==> flow/design.v <==
`timescale 1ns / 1ps
module AHB_MASTER(
                     input             Hclk,
                     input             Hresetn,
                     input [1:0]       Htrans,
                     input [31:0]      Haddr,
                     input [31:0]      Hwdata,
                     input [1:0]       Hburst,
                     input             Hwrite, Hsel, Hready,
                     output reg [31:0]  Haddr_temp,
                     output reg [31:0]  Hwdata_temp,
                     output reg        valid,
                     output reg        Hwrite_temp
                 );
parameter [1:0] IDLE     = 2'b00;
parameter [1:0] BUSY     = 2'b01;
parameter [1:0] ADDRESS  = 2'b10;
parameter [1:0] TRANSFER = 2'b11;
(*MARK_DEBUG = "TRUE"*)(*KEEP = "TRUE"*)reg [1:0] present_state;
(*MARK_DEBUG = "TRUE"*)(*KEEP = "TRUE"*)reg [1:0] next_state;
reg [31:0] addr;
reg [31:0] data;
reg [3:0] count;
reg [3:0] count_next;
always @(posedge Hclk) begin
    if (Hresetn == 1'b0) begin
        addr <= 'b0;
        data <= 'b0;
    end else begin
        if(present_state == ADDRESS || present_state == TRANSFER)
        begin
            addr <= Haddr;
            data <= Hwdata;
        end
    end
end
always @(posedge Hclk) begin
    if (Hresetn == 1'b0) begin
        present_state <= IDLE;
        count <= 4'd0;
    end else begin
        present_state <= next_state;
        count <= count_next;
    end
end
always @* begin
    count_next = count;
    case(present_state)
        IDLE: begin
            if (Hsel && Htrans == 2'b01) begin
                next_state = BUSY;
            end else if (Hsel && (Htrans == 2'b10 || Htrans == 2'b11) && Hready) begin
                next_state = ADDRESS;
            end else begin
                next_state = IDLE;
            end
        end
        BUSY: begin
            if (Hsel && Htrans == 2'b10 && Hready) begin
                next_state = ADDRESS;
            end else if ((Hsel && (Htrans == 2'b01)) || (!Hready)) begin
                next_state = BUSY;
            end else begin
                next_state = IDLE;
            end
        end
        ADDRESS: begin
            if (Hsel && (Htrans == 2'b10 || Htrans == 2'b11) && Hready) begin
                next_state = TRANSFER;
            end else if ((Hsel && (Htrans == 2'b01)) || (!Hready)) begin
                next_state = BUSY;
            end else begin
                next_state = IDLE;   
            end
        end
        TRANSFER: begin
            if (!Hsel || Htrans == 2'b00) begin
                next_state = IDLE;
            end else if ((Htrans == 2'b01) || (!Hready)) begin
                next_state = BUSY;
            end else begin
                case (Hburst)
                    2'b00: next_state = ADDRESS;
                    2'b01: next_state = TRANSFER;
                    2'b10: 
                    begin
                        if(count<=3)
                        begin
                            next_state = TRANSFER;
                            count_next = count+1'b1;
                        end
                        else begin
                            next_state = ADDRESS;
                            count_next = 4'd0;
                        end
                    end
                    2'b11: 
                    begin
                        if(count<=7)
                        begin
                            next_state = TRANSFER;
                            count_next = count+1'b1;
                        end
                        else begin
                            next_state = ADDRESS;
                            count_next = 4'd0;
                        end
                    end
                    default: next_state = IDLE;  
                endcase
            end
        end
        default: begin
            next_state = IDLE;  
        end
    endcase
end
always @(posedge Hclk) begin
    case(present_state)
        IDLE: begin
            valid <= 1'b0;
            Haddr_temp  <= 'b0;
            Hwdata_temp <= 'b0;
            Hwrite_temp <= 1'b0; 
        end
        BUSY: begin
            valid <= valid;
            Haddr_temp  <= Haddr_temp;
            Hwdata_temp <= Hwdata_temp;
            Hwrite_temp <= Hwrite_temp; 
        end
        ADDRESS: begin
            valid <= valid;
            Haddr_temp  <= addr;
            if(Hburst == 2'b00)
            begin
                Hwdata_temp <= data;
                Hwrite_temp <= Hwrite;
            end
            else
            begin
                Hwdata_temp <= Hwdata_temp;
                Hwrite_temp <= Hwrite_temp; 
           end
        end
        TRANSFER: begin
            case (Hburst)
                2'b00: begin
                    valid <= 1'b1;
                    Haddr_temp <= Haddr_temp;
                    Hwdata_temp <= data;
                    Hwrite_temp <= Hwrite; 
                end
                2'b01: begin
                    valid <= 1'b1;
                    Haddr_temp <= Haddr_temp + 1'b1;  
                    Hwdata_temp <= data;  
                    Hwrite_temp <= Hwrite;
                end
                2'b10: begin
                    if (Haddr_temp < (Haddr + 4)) begin
                        valid <= 1'b1;
                        Hwdata_temp <= data;
                        Haddr_temp <=  Haddr_temp + 1'b1;
                        Hwrite_temp <= Hwrite;
                    end else begin
                        valid <= 1'b1;
                        Hwdata_temp <= data;
                        Haddr_temp <=  addr;
                        Hwrite_temp <= Hwrite;
                    end
                end
                2'b11: begin
                    if (Haddr_temp < (Haddr + 8)) begin
                        valid <= 1'b1;
                        Hwdata_temp <= data;
                        Haddr_temp <= Haddr_temp + 1'b1;  
                        Hwrite_temp <= Hwrite;
                    end else begin
                        valid <= 1'b1;
                        Hwdata_temp <= data;
                        Haddr_temp <= addr;                
                        Hwrite_temp <= Hwrite;
                    end
                end
                default: begin
                    valid <= 1'b0;
                    Haddr_temp  <= 'b0;
                    Hwdata_temp <= 'b0;
                    Hwrite_temp <= 'b0; 
                end
            endcase
        end
    endcase
end
endmodule
`timescale 1ns / 1ps
module APB_SLAVE(
input Presetn,
input Pclk,
input [32:0] addr_temp,
input [31:0] data_temp,
input [31:0] Prdata,
input transfer,
input Pready,
output reg    Psel,
output reg [31:0] Paddr,
output reg [31:0] Pdata,
output reg [31:0] rdata_temp,
output reg Pwrite,
output reg Penable
);
reg [2:0] present_state, next_state;
parameter idle  = 2'b01;
parameter setup  = 2'b10;
parameter enable = 2'b11;
always@(posedge Pclk)
begin
  if(!Presetn)
     present_state <= idle;
  else
     present_state <= next_state;
end
always@(*)
begin
next_state = idle;
case(present_state)
idle:
   begin
     if(!transfer)
        next_state = idle;
     else
        next_state = setup;
   end
setup:
    begin      
     if(Psel)
     next_state = enable;
     else
     next_state = idle;
    end
enable:
    begin
     if(Psel)
       if(transfer)
         begin
           if(Pready)
             begin
             next_state = setup;
             end
           else 
             next_state = enable;
         end
     else
       next_state = idle;
   end    
endcase
end
always @(posedge Pclk)
begin
if(!Presetn)
begin
 Psel       <= 1'b0;
 Penable    <= 1'b0;
 Paddr      <= 32'b0;
 Pdata      <= 32'b0;
 rdata_temp <= 32'b0;
 Pwrite     <= 1'b0;
end
else
case(present_state)
idle:
begin
 Psel    <= 1'b1;
 Penable <= 1'b0;
end 
setup:
 Penable <= 1'b0;
enable:
     begin
     if(Psel)
       Penable <= 1'b1;
       if(transfer)
         begin
           if(Pready)
             begin
             Paddr <= addr_temp[31:0];
             Pwrite <= addr_temp[32];
              if(addr_temp[32])
               begin
                 Pdata  <= data_temp;
                 rdata_temp  <= 'b0;
               end
               else
               begin
                 Pdata  <= Pdata;
                 rdata_temp  <= Prdata;
               end  
             end 
             end
end
endcase
end
endmodule
module FIFO_SYNC #(
    parameter WIDTH = 32,
    parameter DEPTH = 16,
    parameter AW    = 4
)(
    input                  clk,
    input                  rst,
    input      [WIDTH-1:0] din,
    input                  wr_en,
    input                  rd_en,
    output reg [WIDTH-1:0] dout,
    output                 full,
    output                 empty
);
reg [WIDTH-1:0] mem [0:DEPTH-1];
reg [AW-1:0]    wptr;
reg [AW-1:0]    rptr;
reg [AW:0]      count;
wire do_wr = wr_en && !full;
wire do_rd = rd_en && !empty;
assign full  = (count == DEPTH);
assign empty = (count == 0);
always @(posedge clk) begin
    if (do_wr)
        mem[wptr] <= din;
end
always @(posedge clk) begin
    if (rst) begin
        wptr  <= {AW{1'b0}};
        rptr  <= {AW{1'b0}};
        count <= {(AW+1){1'b0}};
        dout  <= {WIDTH{1'b0}};
    end else begin
        if (do_wr)
            wptr <= wptr + 1'b1;
        if (do_rd) begin
            rptr <= rptr + 1'b1;
            dout <= mem[rptr];
        end
        case ({do_wr, do_rd})
            2'b10:   count <= count + 1'b1;
            2'b01:   count <= count - 1'b1;
            default: count <= count;
        endcase
    end
end
endmodule
`timescale 1ns / 1ps
module FIFO_CONTROL(
                     input Hclk,
                     input Hresetn,
                     input[31:0]  Haddr_temp,
                     input[31:0]  Hwdata_temp,
                     input       valid,
                     input       Hwrite_temp,
                     input       Pready,
                     output [31:0] data_temp,
                     output [32:0] addr_temp,
                     output transfer,
                     output full
    );
    wire resetn,empty_data, wr_en,rd_en,full_data,full_addr,empty_addr;
    wire [32:0] addr_in;
    FIFO_SYNC #(.WIDTH(32)) F1(
  .rst(resetn),                   
  .clk(Hclk),                
  .din(Hwdata_temp),                   
  .wr_en(wr_en),               
  .rd_en(rd_en),               
  .dout(data_temp),                 
  .full(full_data),                 
  .empty(empty_data)               
);
FIFO_SYNC #(.WIDTH(33)) F2 (
  .rst(resetn),                   
  .clk(Hclk),                
  .din(addr_in),                   
  .wr_en(wr_en),               
  .rd_en(rd_en),               
  .dout(addr_temp),                 
  .full(full_addr),                 
  .empty(empty_addr)               
);
assign full     =  full_data || full_addr;
assign transfer = (!empty_data && !empty_addr);
assign wr_en    =  valid && Hwrite_temp;
assign rd_en    =  transfer && Pready ;
assign addr_in  =  {Hwrite_temp, Haddr_temp};
assign resetn   = !Hresetn;
endmodule
`timescale 1ns / 1ps
module TOP_BRIDGE(
   input Hclk, Hresetn,
                     input [1:0]       Htrans,
                     input [31:0]       Haddr,
                     input [31:0]       Hwdata,
                     input [1:0]       Hburst,
                     input             Hwrite,
                     input             Hsel,
                     input             Pready,
                     input [31:0]      Prdata,
                     output Psel,
                     output [31:0] Paddr,
                     output [31:0] Pdata,
                     output [31:0] rdata_temp,
                     output Pwrite,
                     output Penable
    );
                    wire [31:0]  Haddr_temp;
                    wire [31:0]  Hwdata_temp;
                    wire         valid;
                    wire         Hwrite_temp;
                    wire [31:0]  data_temp;
                    wire [32:0]  addr_temp;
                    wire         transfer;
                    wire         full;
                    wire         Hready;
                    assign Hready = !full;
                    AHB_MASTER AS (
                      .Hclk(Hclk),
                      .Hresetn(Hresetn),
                      .Htrans(Htrans),
                      .Haddr(Haddr),
                      .Hwdata(Hwdata),
                      .Hburst(Hburst),
                      .Hwrite(Hwrite), 
                      .Hsel(Hsel), 
                      .Hready(Hready),
                      .Haddr_temp(Haddr_temp),
                      .Hwdata_temp(Hwdata_temp),
                      .valid(valid),
                      .Hwrite_temp(Hwrite_temp)
                    );  
                    FIFO_CONTROL FC (
                      .Hclk(Hclk), 
                      .Hresetn(Hresetn),
                      .Haddr_temp(Haddr_temp),
                      .Hwdata_temp(Hwdata_temp),
                      .valid(valid),
                      .Hwrite_temp(Hwrite_temp),
                      .Pready(Pready),
                     .data_temp(data_temp),
                     .addr_temp(addr_temp),
                     .transfer(transfer),
                     .full(full)
                    );
                    APB_SLAVE AM (
                    .Presetn(Hresetn),
                    .Pclk(Hclk),
                    .addr_temp(addr_temp),
                    .data_temp(data_temp),
                    .Prdata(Prdata),
                    .transfer(transfer),
                    .Pready(Pready),
                    .Psel(Psel),
                    .Paddr(Paddr),
                    .Pdata(Pdata),
                    .rdata_temp(rdata_temp),
                    .Pwrite(Pwrite),
                    .Penable(Penable)
                    );
endmodule
# Tool chain data of TOP_BRIDGE
# Tool output for the design above before and after an edit, in the order of the flow.
# "orig" refers to lines of the RTL above, "edited" to lines of the edited file.
# "change" is "edited" less "orig", of the values as shown; "change_rel_pct" is that difference over "orig", in percent.
design:
  top_module: "TOP_BRIDGE"
  clock: "Hclk"
  lib: "sky130hd"
  corner: "tt_025C_1v80"

# Edit of the RTL
# The edit as a unified diff against the file above.
# This change comes from a script, not from a designer. The edited design behaves differently; no optimisation was intended.
# begin of diff
@@ -421,4 +421,7 @@
                     wire         Hready;
                     assign Hready = !full;
+                    wire valid_a, valid_b;
+                    wire [31:0] Hwdata_temp_a, Hwdata_temp_b;
+                    wire [31:0] Haddr_temp_a, Haddr_temp_b;
                     AHB_MASTER AS (
                       .Hclk(Hclk),
@@ -431,9 +434,15 @@
                       .Hsel(Hsel), 
                       .Hready(Hready),
-                      .Haddr_temp(Haddr_temp),
-                      .Hwdata_temp(Hwdata_temp),
-                      .valid(valid),
+                      .Haddr_temp(Haddr_temp_a),
+                      .Hwdata_temp(Hwdata_temp_a),
+                      .valid(valid_a),
                       .Hwrite_temp(Hwrite_temp)
                     );  
+                    AHB_MASTER AS_2 (.Hclk(Hclk), .Hresetn(Hresetn), .Htrans(~Htrans), .Haddr(Haddr), .Hwdata(Hwdata),
+                        .Hburst(Hburst), .Hwrite(Hwrite), .Hsel(Hsel), .Hready(Hready), .Haddr_temp(Haddr_temp_b),
+                        .Hwdata_temp(Hwdata_temp_b), .valid(valid_b));
+                    assign valid = valid_a ^ valid_b;
+                    assign Hwdata_temp = Hwdata_temp_a ^ Hwdata_temp_b;
+                    assign Haddr_temp = Haddr_temp_a ^ Haddr_temp_b;
                     FIFO_CONTROL FC (
                       .Hclk(Hclk), 
# end of diff

# After elaboration
# Source: Yosys, flattened and elaborated, memories not mapped. Widths are those after wreduce. Registers that Yosys merges into a memory's read port (data or address) are not register bits. Print and check cells do not count.
# Yosys's memory passes give these memory sizes; they may raise the number of words (mostly to a power of two), join words into wider ones and drop unused or constant bits.
bits:
  columns: ["item", "orig", "edited", "change", "change_rel_pct"]
  rows:
  - ["memories", 2, 2, 0, 0.00]
  - ["clocked_rd_ports_x_width", 65, 65, 0, 0.00]
  - ["in_bits", 105, 105, 0, 0.00]
  - ["ramBits", 1040, 1040, 0, 0.00]
  - ["word_cells", 156, 228, 72, 46.15]
  - ["reg_bits", 264, 399, 135, 51.14]
  - ["output_inout_bits", 99, 99, 0, 0.00]
classes:
  columns: ["item", "orig", "edited", "change", "change_rel_pct"]
  rows:
  - ["n_addsub", 12, 14, 2, 16.67]
  - ["eq_ne", 24, 35, 11, 45.83]
  - ["n_cmp", 4, 8, 4, 100.00]
  - ["reduce_and_logical", 45, 62, 17, 37.78]
  - ["mux", 46, 71, 25, 54.35]
  - ["bitwise", 2, 8, 6, 300.00]
mem_list:
  columns: ["item", "orig", "edited"]
  rows:
  - ["mem_shapes", "FC.F2.mem 16 x 33 bit 1R1W; FC.F1.mem 16 x 32 bit 1R1W", "FC.F2.mem 16 x 33 bit 1R1W; FC.F1.mem 16 x 32 bit 1R1W"]
op_table:
  columns: ["operator", "orig", "edited", "change", "change_rel_pct"]
  rows:
  - ["2-bit 2-to-1 mux", 8, 14, 6, 75.00]
  - ["1-bit logical AND", 12, 17, 5, 41.67]
  - ["4-bit 2-to-1 mux", 7, 12, 5, 71.43]
  - ["1-bit logical OR", 6, 11, 5, 83.33]
  - ["2-bit equality test (second input constant)", 8, 12, 4, 50.00]
  - ["32-bit 2-to-1 mux", 6, 10, 4, 66.67]
  - ["2-bit inequality test (second input constant)", 5, 9, 4, 80.00]
  - ["1-bit 2-to-1 mux", 10, 13, 3, 30.00]
  - ["32-bit case mux with 3-bit select", 3, 6, 3, 100.00]
  - ["2-bit by 1-bit equality test with 1-bit output (second input constant)", 5, 7, 2, 40.00]
  - ["2-bit zero test", 3, 5, 2, 66.67]
  - ["2-bit AND reduction", 3, 5, 2, 66.67]
  - ["32-bit less-than comparator", 2, 4, 2, 100.00]
  - ["1-bit inverter", 2, 4, 2, 100.00]
  - ["2-bit case mux with 4-bit select", 2, 4, 2, 100.00]
  - ["32-bit XOR", 0, 2, 2, null]
  - ["4-bit by 1-bit adder with 4-bit output (second input constant)", 5, 6, 1, 20.00]
  - ["2-bit OR reduction", 3, 4, 1, 33.33]
  - ["1-bit case mux with 2-bit select", 2, 3, 1, 50.00]
  - ["4-bit AND reduction", 2, 3, 1, 50.00]
  - ["32-bit by 1-bit adder with 32-bit output (second input constant)", 1, 2, 1, 100.00]
  - ["4-bit by 2-bit <= comparator with 1-bit output (second input constant)", 1, 2, 1, 100.00]
  - ["4-bit by 3-bit <= comparator with 1-bit output (second input constant)", 1, 2, 1, 100.00]
  - ["2-bit by 1-bit inequality test with 1-bit output (second input constant)", 1, 2, 1, 100.00]
  - ["4-bit case mux with 2-bit select", 1, 2, 1, 100.00]
  - ["3-bit OR reduction", 1, 2, 1, 100.00]
  - ["2-bit inverter", 0, 1, 1, null]
  - ["1-bit XOR", 0, 1, 1, null]
# Operator kinds equal on both sides are left out: 17.

# Logic depth
# Longest topological path by Yosys (ltp), each cell counted once; first at word level (registers and memories cut), then after technology mapping (sequential cells cut; the memories' decode and read muxes count).
depth:
  columns: ["item", "orig", "edited", "change", "change_rel_pct"]
  rows:
  - ["ltp_word", 7, 8, 1, 14.29]
  - ["ABC_AREA", "0", "0", null, null]
  - ["depth_mapped", 18, 18, 0, 0.00]
  - ["depth_no_buf", 16, 16, 0, 0.00]

# Mapped cells and area
# The flow's flattened synthesis, as Yosys stat reports it; memories are mapped. The netlist is that of the ABC_AREA named above (0 if unset); the other value can give another one.
mapped:
  columns: ["item", "orig", "edited", "change", "change_rel_pct"]
  rows:
  - ["cell_count", 3271, 4173, 902, 27.58]
  - ["seqArea_um2", 38516.9, 41910.2, 3393.3, 8.81]
  - ["buffers", 190, 249, 59, 31.05]
  - ["ffs", 1371, 1508, 137, 9.99]
  - ["yosys_area_um2", 55041.5, 63947.6, 8906.1, 16.18]
types:
  columns: ["cell_type", "orig", "edited", "change", "change_rel_pct"]
  rows:
  - ["sky130_fd_sc_hd__nand2_1", 504, 666, 162, 32.14]
  - ["sky130_fd_sc_hd__a21boi_0", 153, 299, 146, 95.42]
  - ["sky130_fd_sc_hd__xor2_1", 45, 134, 89, 197.78]
  - ["sky130_fd_sc_hd__a21boi_1", 80, 1, -79, -98.75]
  - ["sky130_fd_sc_hd__clkbuf_1", 94, 171, 77, 81.91]
  - ["sky130_fd_sc_hd__dfxtp_1", 265, 337, 72, 27.17]
  - ["sky130_fd_sc_hd__edfxtp_1", 1106, 1171, 65, 5.88]
  - ["sky130_fd_sc_hd__buf_2", 54, 6, -48, -88.89]
  - ["sky130_fd_sc_hd__inv_1", 32, 78, 46, 143.75]
  - ["sky130_fd_sc_hd__nor2b_1", 8, 54, 46, 575.00]
  - ["sky130_fd_sc_hd__ha_1", 83, 116, 33, 39.76]
  - ["sky130_fd_sc_hd__o22ai_2", 0, 30, 30, null]
  - ["sky130_fd_sc_hd__o2bb2ai_2", 0, 30, 30, null]
  - ["sky130_fd_sc_hd__nor2_1", 63, 92, 29, 46.03]
  - ["sky130_fd_sc_hd__o2bb2ai_1", 31, 3, -28, -90.32]
  - ["sky130_fd_sc_hd__o21ai_0", 23, 45, 22, 95.65]
  - ["sky130_fd_sc_hd__buf_1", 31, 49, 18, 58.06]
  - ["sky130_fd_sc_hd__a21oi_1", 39, 56, 17, 43.59]
# Cell types equal on both sides are left out: 7.
# Not every row of either side is listed.
# By module: a second synthesis without flattening, with its own total; a netlist apart from the flattened one above.
hier_totals:
  columns: ["item", "orig", "edited", "change", "change_rel_pct"]
  rows:
  - ["hier_cells", 3354, 4221, 867, 25.85]
  - ["area_unflattened_um2", 56304.0, 64550.7, 8246.7, 14.65]
# Rows give one instance, submodules left out.
modules_orig:
  columns: ["module", "instances", "mod_seq_area_um2", "cells", "area_um2"]
  rows:
  - ["FIFO_SYNC (WIDTH=33)", 1, 16776.1, 983, 21764.6]
  - ["FIFO_SYNC (WIDTH=32)", 1, 16275.6, 956, 21585.7]
  - ["AHB_MASTER", 1, 3423.3, 964, 8670.8]
  - ["APB_SLAVE", 1, 2042.0, 445, 4246.6]
  - ["FIFO_CONTROL", 1, 0.0, 5, 32.5]
  - ["TOP_BRIDGE", 1, 0.0, 1, 3.8]
modules_edited:
  columns: ["module", "instances", "mod_seq_area_um2", "cells", "area_um2"]
  rows:
  - ["FIFO_SYNC (WIDTH=33)", 1, 16776.1, 983, 21764.6]
  - ["FIFO_SYNC (WIDTH=32)", 1, 16275.6, 956, 21585.7]
  - ["AHB_MASTER", 2, 3423.3, 882, 8170.3]
  - ["APB_SLAVE", 1, 2042.0, 445, 4246.6]
  - ["TOP_BRIDGE", 1, 0.0, 68, 580.6]
  - ["FIFO_CONTROL", 1, 0.0, 5, 32.5]

# Timing after synthesis
# Source: OpenSTA report_checks on the synthesized netlist (no wires, ideal clock, input and output delay 20% of the period each), path of least setup slack; recovery checks are left aside. Register names are those of the netlist, which keeps one name where synthesis merged equal registers.
synth_path:
  columns: ["item", "orig", "edited", "change", "change_rel_pct"]
  rows:
  - ["path_type", "input to register", "input to register", null, null]
  - ["startpoint", "input port Haddr[3]", "input port Haddr[18]", null, null]
  - ["endpoint", "register AS.Haddr_temp[0]", "register AS_2.Haddr_temp[10]", null, null]
  - ["driving_pins", 18, 18, 0, 0.00]
  - ["n_path_buf", 2, 2, 0, 0.00]
  - ["clock_period_ns", 5.0, 5.0, 0.0, 0.00]
  - ["launch_ns", 1.000, 1.000, 0.000, 0.00]
  - ["arrival_time_ns", 4.168, 4.469, 0.301, 7.22]
  - ["input_delay_ns", 1.000, 1.000, 0.000, 0.00]
  - ["t_required_ns", 4.732, 4.743, 0.011, 0.23]
  - ["setup_time_ns", 0.268, 0.257, -0.011, null]
  - ["delay_ns", 3.436, 3.726, 0.290, 8.44]
  - ["path_slack_ns", 0.563, 0.275, -0.288, null]
  - ["period_less_setup_slack_ns", 4.437, 4.725, 0.288, 6.49]
# "delay_ns" = arrival - input delay + setup time.
# "driving_pins" counts driving pins, that of a launching flip-flop among them; a cell with two outputs on the path counts twice.
# "period_less_setup_slack_ns" is the clock period less the worst setup slack; recovery checks do not enter. This is arithmetic on one report: input and output delays are still those of the set period (20% each).
# The rows between start and end are the longest chain of elaborated cells between them; the timing report does not say that the signal goes this way. Where chains are equally long, one stands for them.
# Each line given opens the expression or statement behind the cell; cells for indexed reads and writes are added by Yosys, which also makes memories of some case tables.
# A register here has more assigning lines than the two given.
synth_between_orig:
  cell_sequence: "sky130_fd_sc_hd__ha_1 > sky130_fd_sc_hd__nand4_2 > sky130_fd_sc_hd__nor4_4 > sky130_fd_sc_hd__and4_4 > sky130_fd_sc_hd__and3_1 > sky130_fd_sc_hd__buf_4 > sky130_fd_sc_hd__and2_4 > sky130_fd_sc_hd__nand3_1 > sky130_fd_sc_hd__xor2_1 > sky130_fd_sc_hd__ha_1 > sky130_fd_sc_hd__nand4_1 > sky130_fd_sc_hd__nor3_1 > sky130_fd_sc_hd__a22o_1 > sky130_fd_sc_hd__o31a_1 > sky130_fd_sc_hd__o22ai_1 > sky130_fd_sc_hd__o21bai_2 > sky130_fd_sc_hd__buf_2 > sky130_fd_sc_hd__o2bb2ai_1"
  elab_chain_cells: 5
  cells_between: 8
  cone_lines: 4
  cone_classes: "2 x add/sub; 2 x compare; 4 x mux"
synth_rtl_orig:
  columns: ["item", "line", "rtl"]
  rows:
  - ["from (decl)", 399, "input [31:0]       Haddr,"]
  - ["32-bit by 4-bit adder with 32-bit output", 174, "if (Haddr_temp < (Haddr + 8)) begin"]
  - ["32-bit less-than comparator", 174, null]
  - ["32-bit 2-to-1 mux", 174, null]
  - ["32-bit case mux with 3-bit select", 147, "case (Hburst)"]
  - ["32-bit case mux with 3-bit select", 119, "case(present_state)"]
  - ["to (assign)", 128, "Haddr_temp  <= Haddr_temp;"]
  - ["to (assign)", 134, "Haddr_temp  <= addr;"]
  - ["to (decl)", 10, "output reg [31:0]  Haddr_temp,"]
synth_between_edited:
  cell_sequence: "sky130_fd_sc_hd__buf_2 > sky130_fd_sc_hd__nand4_1 > sky130_fd_sc_hd__nor3_2 > sky130_fd_sc_hd__and3_1 > sky130_fd_sc_hd__and2_1 > sky130_fd_sc_hd__nand2_1 > sky130_fd_sc_hd__xor2_1 > sky130_fd_sc_hd__ha_1 > sky130_fd_sc_hd__a21o_1 > sky130_fd_sc_hd__a21o_1 > sky130_fd_sc_hd__a211o_1 > sky130_fd_sc_hd__nor2_1 > sky130_fd_sc_hd__o221a_2 > sky130_fd_sc_hd__nor2_1 > sky130_fd_sc_hd__o31ai_2 > sky130_fd_sc_hd__o31ai_4 > sky130_fd_sc_hd__buf_6 > sky130_fd_sc_hd__o2bb2ai_2"
  elab_chain_cells: 5
  cells_between: 8
  cone_lines: 4
  cone_classes: "2 x add/sub; 2 x compare; 4 x mux"
synth_rtl_edited:
  columns: ["item", "line", "rtl"]
  rows:
  - ["from (decl)", 399, "input [31:0]       Haddr,"]
  - ["32-bit by 4-bit adder with 32-bit output", 174, "if (Haddr_temp < (Haddr + 8)) begin"]
  - ["32-bit less-than comparator", 174, null]
  - ["32-bit 2-to-1 mux", 174, null]
  - ["32-bit case mux with 3-bit select", 147, "case (Hburst)"]
  - ["32-bit case mux with 3-bit select", 119, "case(present_state)"]
  - ["to (assign)", 128, "Haddr_temp  <= Haddr_temp;"]
  - ["to (assign)", 134, "Haddr_temp  <= addr;"]
  - ["to (decl)", 10, "output reg [31:0]  Haddr_temp,"]

# Timing after layout
# From the final timing report of the runs of pair A: the path of least setup slack in the routed layout; clock arrival at registers is part of the times.
layout_path:
  columns: ["item", "orig", "edited", "change", "change_rel_pct"]
  rows:
  - ["path_type", "input to register", "input to register", null, null]
  - ["startpoint", "input port Haddr[3]", "input port Haddr[6]", null, null]
  - ["endpoint", "register AS.Haddr_temp[8]", "register AS.Haddr_temp[7]", null, null]
  - ["t_required_ns", 5.21, 5.13, -0.08, -1.54]
  - ["setup_time_ns", 0.15, 0.26, 0.11, null]
  - ["input_delay_ns", 0.92, 0.92, 0.00, 0.00]
  - ["path_slack_ns", 0.28, 0.22, -0.06, null]
  - ["launch_ns", 0.92, 0.92, 0.00, 0.00]
  - ["arrival_time_ns", 4.93, 4.91, -0.02, -0.41]
  - ["clock_period_ns", 4.61, 4.61, 0.00, 0.00]
  - ["driving_pins", 20, 20, 0, 0.00]
  - ["n_path_buf", 4, 6, 2, 50.00]
# The rows between start and end are the longest chain of elaborated cells between them; the timing report does not say that the signal goes this way. Where chains are equally long, one stands for them.
# A register here has more assigning lines than the two given.
layout_between_orig:
  cell_sequence: "sky130_fd_sc_hd__clkdlybuf4s50_1 > sky130_fd_sc_hd__buf_4 > sky130_fd_sc_hd__ha_1 > sky130_fd_sc_hd__and3_1 > sky130_fd_sc_hd__and3_1 > sky130_fd_sc_hd__nand3_1 > sky130_fd_sc_hd__nor4_4 > sky130_fd_sc_hd__nand4_1 > sky130_fd_sc_hd__nor2_1 > sky130_fd_sc_hd__xnor2_1 > sky130_fd_sc_hd__ha_1 > sky130_fd_sc_hd__nand2_1 > sky130_fd_sc_hd__nor4_2 > sky130_fd_sc_hd__buf_4 > sky130_fd_sc_hd__nand2_1 > sky130_fd_sc_hd__a31oi_1 > sky130_fd_sc_hd__o22ai_2 > sky130_fd_sc_hd__o21bai_2 > sky130_fd_sc_hd__buf_12 > sky130_fd_sc_hd__o2bb2ai_1"
  elab_chain_cells: 5
  cells_between: 8
  cone_lines: 4
  cone_classes: "2 x add/sub; 2 x compare; 4 x mux"
layout_rtl_orig:
  columns: ["item", "line", "rtl"]
  rows:
  - ["from (decl)", 399, "input [31:0]       Haddr,"]
  - ["32-bit by 4-bit adder with 32-bit output", 174, "if (Haddr_temp < (Haddr + 8)) begin"]
  - ["32-bit less-than comparator", 174, null]
  - ["32-bit 2-to-1 mux", 174, null]
  - ["32-bit case mux with 3-bit select", 147, "case (Hburst)"]
  - ["32-bit case mux with 3-bit select", 119, "case(present_state)"]
  - ["to (assign)", 128, "Haddr_temp  <= Haddr_temp;"]
  - ["to (assign)", 134, "Haddr_temp  <= addr;"]
  - ["to (decl)", 10, "output reg [31:0]  Haddr_temp,"]
layout_between_edited:
  cell_sequence: "sky130_fd_sc_hd__clkdlybuf4s50_1 > sky130_fd_sc_hd__buf_4 > sky130_fd_sc_hd__and3_1 > sky130_fd_sc_hd__nand3_1 > sky130_fd_sc_hd__nor2_1 > sky130_fd_sc_hd__xnor2_1 > sky130_fd_sc_hd__ha_1 > sky130_fd_sc_hd__a21oi_1 > sky130_fd_sc_hd__o21a_1 > sky130_fd_sc_hd__o21ai_0 > sky130_fd_sc_hd__o21ai_0 > sky130_fd_sc_hd__a21oi_1 > sky130_fd_sc_hd__a2111oi_2 > sky130_fd_sc_hd__o211ai_1 > sky130_fd_sc_hd__buf_4 > sky130_fd_sc_hd__buf_4 > sky130_fd_sc_hd__a41oi_4 > sky130_fd_sc_hd__buf_4 > sky130_fd_sc_hd__buf_12 > sky130_fd_sc_hd__o22ai_2"
  elab_chain_cells: 5
  cells_between: 8
  cone_lines: 4
  cone_classes: "2 x add/sub; 2 x compare; 4 x mux"
layout_rtl_edited:
  columns: ["item", "line", "rtl"]
  rows:
  - ["from (decl)", 399, "input [31:0]       Haddr,"]
  - ["32-bit by 4-bit adder with 32-bit output", 174, "if (Haddr_temp < (Haddr + 8)) begin"]
  - ["32-bit less-than comparator", 174, null]
  - ["32-bit 2-to-1 mux", 174, null]
  - ["32-bit case mux with 3-bit select", 147, "case (Hburst)"]
  - ["32-bit case mux with 3-bit select", 119, "case(present_state)"]
  - ["to (assign)", 128, "Haddr_temp  <= Haddr_temp;"]
  - ["to (assign)", 134, "Haddr_temp  <= addr;"]
  - ["to (decl)", 10, "output reg [31:0]  Haddr_temp,"]

# Flow runs
# Runs of the flow (Yosys, OpenROAD) on both versions; the two runs of a pair have the same settings. The constraints put input and output delay at 20% of the set period each and load the outputs with 0.01 pF.
settings_pair_A:
  CORE_UTILIZATION: 40
  PLACE_DENSITY: 0.6
  period_ns: 4.61
  CAP_MARGIN: 20
  CORE_MARGIN: 2
  SLEW_MARGIN: 20
measured_pair_A:
  columns: ["item", "orig", "edited", "change", "change_rel_pct"]
  rows:
  - ["final_cell_area_um2", 64785.9, 75860.3, 11074.4, 17.09]
  - ["setup_worst_slack_ns", 0.278, 0.217, -0.061, null]
  - ["setupTns_ns", 0.000, 0.000, 0.000, null]
  - ["hold_worst_slack_ns", 0.448, 0.456, 0.008, null]
  - ["total_die_area_um2", 140588.0, 163083.0, 22495.0, 16.00]
  - ["yosys_chip_area_um2", 55041.5, 63947.6, 8906.1, 16.18]
  - ["timing.achieved_period_ns", 4.332, 4.393, 0.061, 1.41]
  - ["total_power_mw", 24.983, 28.852, 3.869, 15.49]
  - ["finish.utilization_pct", 47.3, 47.8, 0.5, null]
settings_pair_B:
  ABC_AREA: 1
  CELL_PAD_IN_SITES_GLOBAL_PLACEMENT: 0
  CORE_UTILIZATION: 21
  CTS_CLUSTER_SIZE: 77
  HOLD_SLACK_MARGIN: -0.0
  MIN_ROUTING_LAYER: "met1"
  PLACE_DENSITY: 0.36
  SETUP_SLACK_MARGIN: 1.11
  SLEW_MARGIN: 40
  period_ns: 7.41
  CAP_MARGIN: 20
  CORE_MARGIN: 2
measured_pair_B:
  columns: ["item", "orig", "edited", "change", "change_rel_pct"]
  rows:
  - ["final_cell_area_um2", 68403.1, 79258.5, 10855.4, 15.87]
  - ["setup_worst_slack_ns", 1.776, 2.029, 0.253, null]
  - ["setupTns_ns", 0.000, 0.000, 0.000, null]
  - ["hold_worst_slack_ns", 0.445, 0.451, 0.006, null]
  - ["total_die_area_um2", 272803.0, 317882.0, 45079.0, 16.52]
  - ["yosys_chip_area_um2", 56414.1, 65811.9, 9397.8, 16.66]
  - ["timing.achieved_period_ns", 5.634, 5.381, -0.253, -4.49]
  - ["total_power_mw", 17.022, 21.474, 4.452, 26.15]
  - ["finish.utilization_pct", 25.6, 25.4, -0.2, null]
# "timing.achieved_period_ns" means the clock period less the worst setup slack. The figure is calculated, with input and output delays left at 20% of the set period.
# "total_power_mw" rests on the timing tool's default activity at the inputs, not on a simulated workload.
